==> flow/design.v <==
`timescale 1ns / 1ps
module black_cell(
    input  wire g_left, p_left,
    input  wire g_right, p_right,
    output wire g_out, p_out
);
    assign g_out = g_left | (p_left & g_right);
    assign p_out = p_left & p_right;
endmodule
module gray_cell(
    input  wire g_left, p_left,
    input  wire g_right,
    output wire g_out
);
    assign g_out = g_left | (p_left & g_right);
endmodule
module han_carlson_32(
    input  wire [31:0] a,
    input  wire [31:0] b,
    output wire [31:0] s,
    output wire        ca
);
    wire [31:0] g0, p0;
    assign g0 = a & b;
    assign p0 = a ^ b;
    wire [31:0] gg1, pp1;
    wire [31:0] gg2, pp2;
    wire [31:0] gg3, pp3;
    wire [31:0] gg4, pp4;
    wire [31:0] gg5, pp5;
    genvar i;
    generate
        for (i = 0; i < 32; i = i + 1) begin : STAGE1
            if (i >= 1) begin
                assign gg1[i] = g0[i] | (p0[i] & g0[i-1]);
                assign pp1[i] = p0[i] & p0[i-1];
            end else begin
                assign gg1[i] = g0[i];
                assign pp1[i] = p0[i];
            end
        end
    endgenerate
    generate
        for (i = 0; i < 32; i = i + 1) begin : STAGE2
            if (i >= 2) begin
                assign gg2[i] = gg1[i] | (pp1[i] & gg1[i-2]);
                assign pp2[i] = pp1[i] & pp1[i-2];
            end else begin
                assign gg2[i] = gg1[i];
                assign pp2[i] = pp1[i];
            end
        end
    endgenerate
    generate
        for (i = 0; i < 32; i = i + 1) begin : STAGE3
            if (i >= 4) begin
                assign gg3[i] = gg2[i] | (pp2[i] & gg2[i-4]);
                assign pp3[i] = pp2[i] & pp2[i-4];
            end else begin
                assign gg3[i] = gg2[i];
                assign pp3[i] = pp2[i];
            end
        end
    endgenerate
    generate
        for (i = 0; i < 32; i = i + 1) begin : STAGE4
            if (i >= 8) begin
                assign gg4[i] = gg3[i] | (pp3[i] & gg3[i-8]);
                assign pp4[i] = pp3[i] & pp3[i-8];
            end else begin
                assign gg4[i] = gg3[i];
                assign pp4[i] = pp3[i];
            end
        end
    endgenerate
    generate
        for (i = 0; i < 32; i = i + 1) begin : STAGE5
            if (i >= 16) begin
                assign gg5[i] = gg4[i] | (pp4[i] & gg4[i-16]);
                assign pp5[i] = pp4[i] & pp4[i-16];
            end else begin
                assign gg5[i] = gg4[i];
                assign pp5[i] = pp4[i];
            end
        end
    endgenerate
    wire [31:0] c;
    assign c[0] = 1'b0;
    generate
        for (i = 1; i < 32; i = i + 1) begin : CARRY_ASSIGN
            assign c[i] = gg5[i-1];
        end
    endgenerate
    assign ca = gg5[31];
    assign s = p0 ^ c;
endmodule
module full_adder(
    input a, b, c,
    output s, ca
);
    assign s  = a ^ b ^ c;
    assign ca = (a & b) | (b & c) | (c & a);
endmodule
module compressor_7to3(
    input  [31:0] a1, a2, a3, a4, a5, a6, a7,
    output [31:0] s,
    output [31:0] c1,   
    output [31:0] c2    
);
    genvar j;
    generate
        for (j = 0; j < 32; j = j + 1) begin
            wire s1, s2, s3, s4, d1, d2, d3, d4;
            full_adder f1 (.a(a1[j]), .b(a2[j]), .c(a3[j]), .s(s1), .ca(d1));
            full_adder f2 (.a(a4[j]), .b(a5[j]), .c(a6[j]), .s(s2), .ca(d2));
            full_adder f3 (.a(s1),   .b(s2),   .c(a7[j]),  .s(s3), .ca(d3));
            full_adder f4 (.a(d1),   .b(d2),   .c(d3),    .s(s4), .ca(d4));
            assign s[j]  = s3;
            assign c1[j] = s4;  
            assign c2[j] = d4;  
        end
    endgenerate
endmodule
module csa(
    input  [31:0] a, b, c,
    output [31:0] s,
    output [31:0] ca 
);
    assign s  = a ^ b ^ c;
    assign ca = ((a & b) | (b & c) | (c & a)) << 1;
endmodule
module Optimized_Wallace(
    input clk, rst,
    input [15:0] A, B,
    output reg [31:0] PRODUCT
);
    genvar i, j;
    wire [31:0] pp [0:15];
    generate
        for (i = 0; i < 16; i = i + 1) begin
            for (j = 0; j < 32; j = j + 1) begin
                if ((j >= i) && (j < i + 16))
                    assign pp[i][j] = A[j - i] & B[i];
                else
                    assign pp[i][j] = 1'b0;
            end
        end
    endgenerate
    wire [31:0] s0, s1_1, c0, c1, c0_2, c1_2, b0, b1, b0_2, b1_2;
     compressor_7to3 u1 (.a1(pp[0]), .a2(pp[1]), .a3(pp[2]), .a4(pp[3]), .a5(pp[4]), .a6(pp[5]), .a7(pp[6]), .s(s0), .c1(b0), .c2(b0_2));
     compressor_7to3 u2 (.a1(pp[7]), .a2(pp[8]), .a3(pp[9]), .a4(pp[10]), .a5(pp[11]), .a6(pp[12]), .a7(pp[13]), .s(s1_1), .c1(b1), .c2(b1_2));
   assign c0   = b0<<1;      
   assign c1   = b1<<1;      
   assign c0_2 = b0_2<<2;    
   assign c1_2 = b1_2<<2;   
    reg [31:0] r_s0, r_s1, r_c0, r_c1, r_c02, r_c12, r_pp14, r_pp15;
    always @(posedge clk or posedge rst) begin
        if (rst) begin
            r_s0 <= 0; r_s1 <= 0;
            r_c0 <= 0; r_c1 <= 0;
            r_c02 <= 0; r_c12 <= 0;
            r_pp14 <= 0; r_pp15 <= 0;
        end 
        else begin
            r_s0 <= s0; r_s1 <= s1_1;
            r_c0 <= c0; r_c1 <= c1;
            r_c02 <= c0_2; r_c12 <= c1_2;
            r_pp14 <= pp[14]; r_pp15 <= pp[15];
        end
    end
    wire [31:0] sum2, c1_s2, c2_s2, ca1, ca2;
    compressor_7to3 p1 (.a1(r_s0), .a2(r_s1), .a3(r_c0), .a4(r_c1), .a5(r_c02), .a6(r_c12), .a7(r_pp14), .s(sum2), .c1(c1_s2), .c2(c2_s2));
    assign ca1 = c1_s2<<1;     
    assign ca2 = c2_s2<<2;     
    reg [31:0] rsum2, rca1, rca2, rlt;
    always @(posedge clk or posedge rst) begin
        if (rst) begin
            rsum2 <= 0;
            rca1 <= 0;
            rca2 <= 0;
            rlt <= 0;
        end
        else begin
            rsum2 <= sum2;
            rca1 <= ca1;
            rca2 <= ca2;
            rlt <= r_pp15;
        end
    end
    wire [31:0] ps1, pca1, s, ca;
    csa q1 (.a(rsum2), .b(rca1), .c(rca2), .s(ps1), .ca(pca1));
    csa q2 (.a(rlt), .b(ps1), .c(pca1), .s(s), .ca(ca));
    reg [31:0] rsum, rcarry;
    always @(posedge clk or posedge rst) begin
        if (rst) begin
            rsum <= 0;
            rcarry <= 0;
        end 
        else begin
            rsum <= s;
            rcarry <= ca;
        end
    end
    wire [31:0] sum;
    wire carry;
    han_carlson_32 p2 (.a(rsum), .b(rcarry), .s(sum), .ca(carry));
    always @(posedge clk or posedge rst) begin
        if (rst)
            PRODUCT <= 0;
        else
            PRODUCT <= sum;
    end
endmodule
; Tool chain data of Optimized_Wallace
; What the tools print for Optimized_Wallace, step after step.
; Line numbers count from 1 in the design file above.
; Operators: Yosys type, input widths -> output width; for muxes data width and select width s.
; Library cell names are shortened.
; A cell with -- has no value.
[setup]
design = Optimized_Wallace
clock = clk
library = sky130hd
corner = tt_025C_1v80

; Word level
; Counts by Yosys on the flattened word-level netlist (proc, flatten, opt, wreduce; memories kept). Register bits leave out memories and registers merged into their read ports (data or address); mux counts leave out enables and synchronous resets folded into registers. Print and check cells are left out. Cells with the same type and inputs are merged into one.
[classes]
equal = 0
add_sub_neg = 0
n_cmp = 0
logic = 1854
reduce_and_logical = 0
n_shift = 0
n_div = 0
multipliers = 0
n_mux = 0
[op_table]
columns = cell, count
row1 = $and 1x1->1, 1014
row2 = $or 1x1->1, 442
row3 = $xor 1x1->1, 381
row4 = $and 31x31->31, 4
row5 = $or 31x31->31, 4
row6 = $xor 32x32->32, 3
row7 = $and 30x31->31, 1
row8 = $xor 30x31->31, 1
row9 = $and 31x30->31, 1
row10 = $xor 31x31->31, 1
row11 = $and 30x30->30, 1
row12 = $xor 30x30->30, 1
[word_totals]
n_memories = 0
regBits = 342
romBits = 0
mem_bits_rw = 0
latchBits = 0
output_inout_bits = 32
clocked_rd_ports_x_width = 0
in_bits = 34

; Depth
; Longest topological path by Yosys (ltp), each cell counted once; first at word level (registers and memories cut), then after technology mapping (sequential cells cut; the memories' decode and read muxes count).
[logic_depth]
depth_word = 11
abc_area = 0
ltp_mapped = 10

; Synthesis result
; Source: synth_stat.txt of the flow (Yosys; design flattened, memories mapped). It holds for the ABC_AREA given above (unset counts as 0); a run with the other value may have another netlist.
[mapped]
seqArea_um2 = 8433.1
synth_area_um2 = 17199.0
ffs = 337
cell_count = 1300
[by_type]
columns = type, count
row1 = dfrtp_1, 337
row2 = fa_1, 203
row3 = and2_1, 210
row4 = ha_1, 104
row5 = inv_1, 205
row6 = nand2_1, 68
row7 = a21oi_1, 26
row8 = clkbuf_1, 33
row9 = xnor2_1, 14
row10 = nor2_1, 21
row11 = a21o_1, 9
row12 = xor2_1, 7
row13 = o211ai_1, 6
row14 = o21a_1, 4
row15 = nand3_1, 5
row16 = o21ai_0, 5
row17 = nand4_1, 3
row18 = a311oi_1, 2
; Not listed: further types 31, cells in them 38.
; The figures by module come from a second, unflattened synthesis with its own total; it is not the netlist above.
[unflattened]
cells_unflattened = 1727
hier_area_um2 = 25545.8
; Each row is one instance without its submodules.
[modules]
columns = mod, cells, mod_area_um2, mod_seq_area_um2, instances
row1 = (name not given), 713, 12490.7, 10585.2, 1
row2 = full_adder, 1, 20.0, 0.0, 384
row3 = compressor_7to3, 96, 720.7, 0.0, 3
row4 = han_carlson_32, 274, 1894.3, 0.0, 1
row5 = csa, 34, 655.6, 0.0, 2

; Path before layout
; OpenSTA on the mapped netlist: ideal clock, no wires. The path of least setup slack (recovery checks aside). Input and output delay are each 20% of the period. Register names are those of the netlist, which keeps one name where synthesis merged equal registers.
[synth_path]
path_type = input port to flip-flop
start = in B[7]
end = reg (name not given)
slack_ps = 518
path_buffers = 1
t_arrival_ps = 2346
required_time_ps = 2864
in_delay_ps = 600
t_first_pin_ps = 600
delay_ps = 1882
tclk_ps = 3000
stages = 7
synth_period_reached_ps = 2482
; "delay_ps" is the arrival time less input delay plus setup time.
; "stages" counts driving pins, that of a launching flip-flop among them; a cell with two outputs on the path counts twice.
; "synth_period_reached_ps" = period - worst setup slack (recovery checks aside). The figure is calculated, with input and output delays left at 20% of the set period.
; The rows between start and end are the longest chain of elaborated cells between them; the timing report does not say that the signal goes this way. Where chains are equally long, one stands for them.
; A line is the first line of the expression or statement that the cell stems from. Yosys adds cells for indexed reads and writes and turns some case tables into memories.
[synth_via]
cell_sequence = clkbuf_1 and2_1 fa_1 inv_1 fa_1 inv_1 fa_1
elab_chain_cells = 7
[synth_lines]
columns = element, line_no
row1 = from (decl), 134  ; input [15:0] A, B,
row2 = $and 1x1->1, 143  ; assign pp[i][j] = A[j - i] & B[i];
row3 = $xor 1x1->1 x2, 101  ; assign s  = a ^ b ^ c;
row4 = $and 1x1->1, 102  ; assign ca = (a & b) | (b & c) | (c & a);
row5 = $or 1x1->1 x2, 102
row6 = $xor 1x1->1, 101

; Worst path after layout
; Path of least setup slack in the final report of flow run A (OpenROAD, finished layout, wires in). Where an end is a register, its clock arrival counts in the times.
; The report prints the path's times to 10 ps; the period is as set.
[layout_path]
path_type = flip-flop to flip-flop
start = reg rsum[5]
end = reg (name not given)
path_buffers = 2
slack_ps = 310
t_first_pin_ps = 540
t_arrival_ps = 3190
tclk_ps = 3000
stages = 13
required_time_ps = 3510
; The rows between start and end are the longest chain of elaborated cells between them; the timing report does not say that the signal goes this way. Where chains are equally long, one stands for them.
[layout_via]
cell_sequence = dfrtp_1 ha_1 inv_1 fa_1 nand2b_1 a21oi_1 a211oi_1 buf_4 o31ai_4 buf_4 a21oi_1 a31oi_1 xnor2_1
elab_chain_cells = 11
[layout_lines]
columns = element, line_no
row1 = from (decl), 193  ; reg [31:0] rsum, rcarry;
row2 = from (assign), 196  ; rsum <= 0;
row3 = from (assign), 200  ; rsum <= s;
row4 = $and 31x31->31, 24  ; assign g0 = a & b;
row5 = $and 1x1->1, 35  ; assign gg1[i] = g0[i] | (p0[i] & g0[i-1]);
row6 = $or 1x1->1, 35
row7 = $and 1x1->1, 46  ; assign gg2[i] = gg1[i] | (pp1[i] & gg1[i-2]);
row8 = $or 1x1->1, 46
row9 = $and 1x1->1, 57  ; assign gg3[i] = gg2[i] | (pp2[i] & gg2[i-4]);
row10 = $or 1x1->1, 57
row11 = $or 1x1->1, 68  ; assign gg4[i] = gg3[i] | (pp3[i] & gg3[i-8]);
row12 = $and 1x1->1, 79  ; assign gg5[i] = gg4[i] | (pp4[i] & gg4[i-16]);
row13 = $or 1x1->1, 79
row14 = $xor 32x32->32, 95  ; assign s = p0 ^ c;
row15 = to (assign), 209
row16 = to (assign), 211
row17 = to (decl), 135

==> runs of Optimized_Wallace <==
Module Optimized_Wallace, platform sky130hd: 3 stored runs of the flow (Yosys, OpenROAD) with differing settings, in no particular order. Input and output delays are each 20% of the period that was set; the output load is 0.01 pF.
"period_reached_ps" means the clock period less the worst setup slack. The figure is calculated, with input and output delays left at 20% of the set period.
"critical_path_time_ps" is the time allowed to the run's worst setup path (the clock period less input and output delay, where it has them) less its slack. Clock arrival times count: a late capture clock shortens it, a late launch clock lengthens it.
"design_power_mw" is the tool's figure for a default switching activity; nothing was simulated.
"critical_path_time_ps" is given in steps of 10 ps.

# flow run A
==> flow/run.sh <==
#!/bin/bash
# the make line also repeats the synthesis and layout settings of config.mk as NAME=value (left out here)
make -C /OpenROAD-flow-scripts/flow DESIGN_CONFIG=/design/flow/config.mk WORK_HOME=/design/flow/orfs CLKGATE_MAP_FILE= finish
==> flow/config.mk <==
export PLATFORM = sky130hd
export DESIGN_NAME = Optimized_Wallace
export DESIGN_NICKNAME = Optimized_Wallace
export VERILOG_FILES = /design/flow/design.v
export SDC_FILE = /design/flow/constraint.sdc
export NUM_CORES = 4
export LEC_CHECK = 0
export CAP_MARGIN = 40
export CELL_PAD_IN_SITES_DETAIL_PLACEMENT = 1
export CORE_ASPECT_RATIO = 0.84
export CORE_MARGIN = 2
export CORE_UTILIZATION = 58
export CTS_CLUSTER_DIAMETER = 125
export CTS_CLUSTER_SIZE = 61
export GPL_ROUTABILITY_DRIVEN = 0
export MIN_ROUTING_LAYER = met2
export PLACE_DENSITY_LB_ADDON = 0.13
export SLEW_MARGIN = 20
==> flow/constraint.sdc <==
create_clock -name core_clock -period 3.0 [get_ports {clk}]
set_input_delay 0.6000 -clock core_clock [delete_from_list [all_inputs] [get_ports {clk}]]
set_output_delay 0.6000 -clock core_clock [all_outputs]
set_load 0.01 [all_outputs]

==> flow run A: results <==
synthesis_area_um2=17199.0
design_die_area_um2=31051.8
cell_area_final_um2=19152.1
final_util_frac=0.66
timing.setup.ws_ps=312
tns_ps=0
hold_ws_ps=373
design_power_mw=15.492
period_reached_ps=2688
critical_path_time_ps=2690
critical_path_type="flip-flop to flip-flop"

# flow run B
==> flow/run.sh <==
#!/bin/bash
# the make line also repeats the synthesis and layout settings of config.mk as NAME=value (left out here)
make -C /OpenROAD-flow-scripts/flow DESIGN_CONFIG=/design/flow/config.mk WORK_HOME=/design/flow/orfs CLKGATE_MAP_FILE= finish
==> flow/config.mk <==
export PLATFORM = sky130hd
export DESIGN_NAME = Optimized_Wallace
export DESIGN_NICKNAME = Optimized_Wallace
export VERILOG_FILES = /design/flow/design.v
export SDC_FILE = /design/flow/constraint.sdc
export NUM_CORES = 4
export LEC_CHECK = 0
export CAP_MARGIN = 30
export CORE_ASPECT_RATIO = 0.84
export CORE_MARGIN = 2
export CORE_UTILIZATION = 40
export CTS_CLUSTER_SIZE = 24
export SLEW_MARGIN = 20
==> flow/constraint.sdc <==
create_clock -name core_clock -period 3.0 [get_ports {clk}]
set_input_delay 0.6000 -clock core_clock [delete_from_list [all_inputs] [get_ports {clk}]]
set_output_delay 0.6000 -clock core_clock [all_outputs]
set_load 0.01 [all_outputs]

==> flow run B: results <==
synthesis_area_um2=17199.0
design_die_area_um2=44677.9
cell_area_final_um2=20352.0
final_util_frac=0.48
timing.setup.ws_ps=271
tns_ps=0
hold_ws_ps=342
design_power_mw=16.713
period_reached_ps=2729
critical_path_time_ps=2730
critical_path_type="flip-flop to flip-flop"

# flow run C
==> flow/run.sh <==
#!/bin/bash
# the make line also repeats the synthesis and layout settings of config.mk as NAME=value (left out here)
make -C /OpenROAD-flow-scripts/flow DESIGN_CONFIG=/design/flow/config.mk WORK_HOME=/design/flow/orfs CLKGATE_MAP_FILE= finish
==> flow/config.mk <==
export PLATFORM = sky130hd
export DESIGN_NAME = Optimized_Wallace
export DESIGN_NICKNAME = Optimized_Wallace
export VERILOG_FILES = /design/flow/design.v
export SDC_FILE = /design/flow/constraint.sdc
export NUM_CORES = 4
export LEC_CHECK = 0
export CAP_MARGIN = 20
export CELL_PAD_IN_SITES_DETAIL_PLACEMENT = 1
export CORE_ASPECT_RATIO = 1.59
export CORE_MARGIN = 2
export CORE_UTILIZATION = 40
export CTS_CLUSTER_SIZE = 43
export GPL_ROUTABILITY_DRIVEN = 1
export HOLD_SLACK_MARGIN = 0.04
export SLEW_MARGIN = 25
export TNS_END_PERCENT = 45
==> flow/constraint.sdc <==
create_clock -name core_clock -period 3.84 [get_ports {clk}]
set_input_delay 0.7680 -clock core_clock [delete_from_list [all_inputs] [get_ports {clk}]]
set_output_delay 0.7680 -clock core_clock [all_outputs]
set_load 0.01 [all_outputs]

==> flow run C: results <==
synthesis_area_um2=17199.0
design_die_area_um2=44717.1
cell_area_final_um2=19756.4
final_util_frac=0.467
timing.setup.ws_ps=808
tns_ps=0
hold_ws_ps=348
design_power_mw=12.586
period_reached_ps=3032
critical_path_time_ps=2260
critical_path_type="input port to flip-flop"
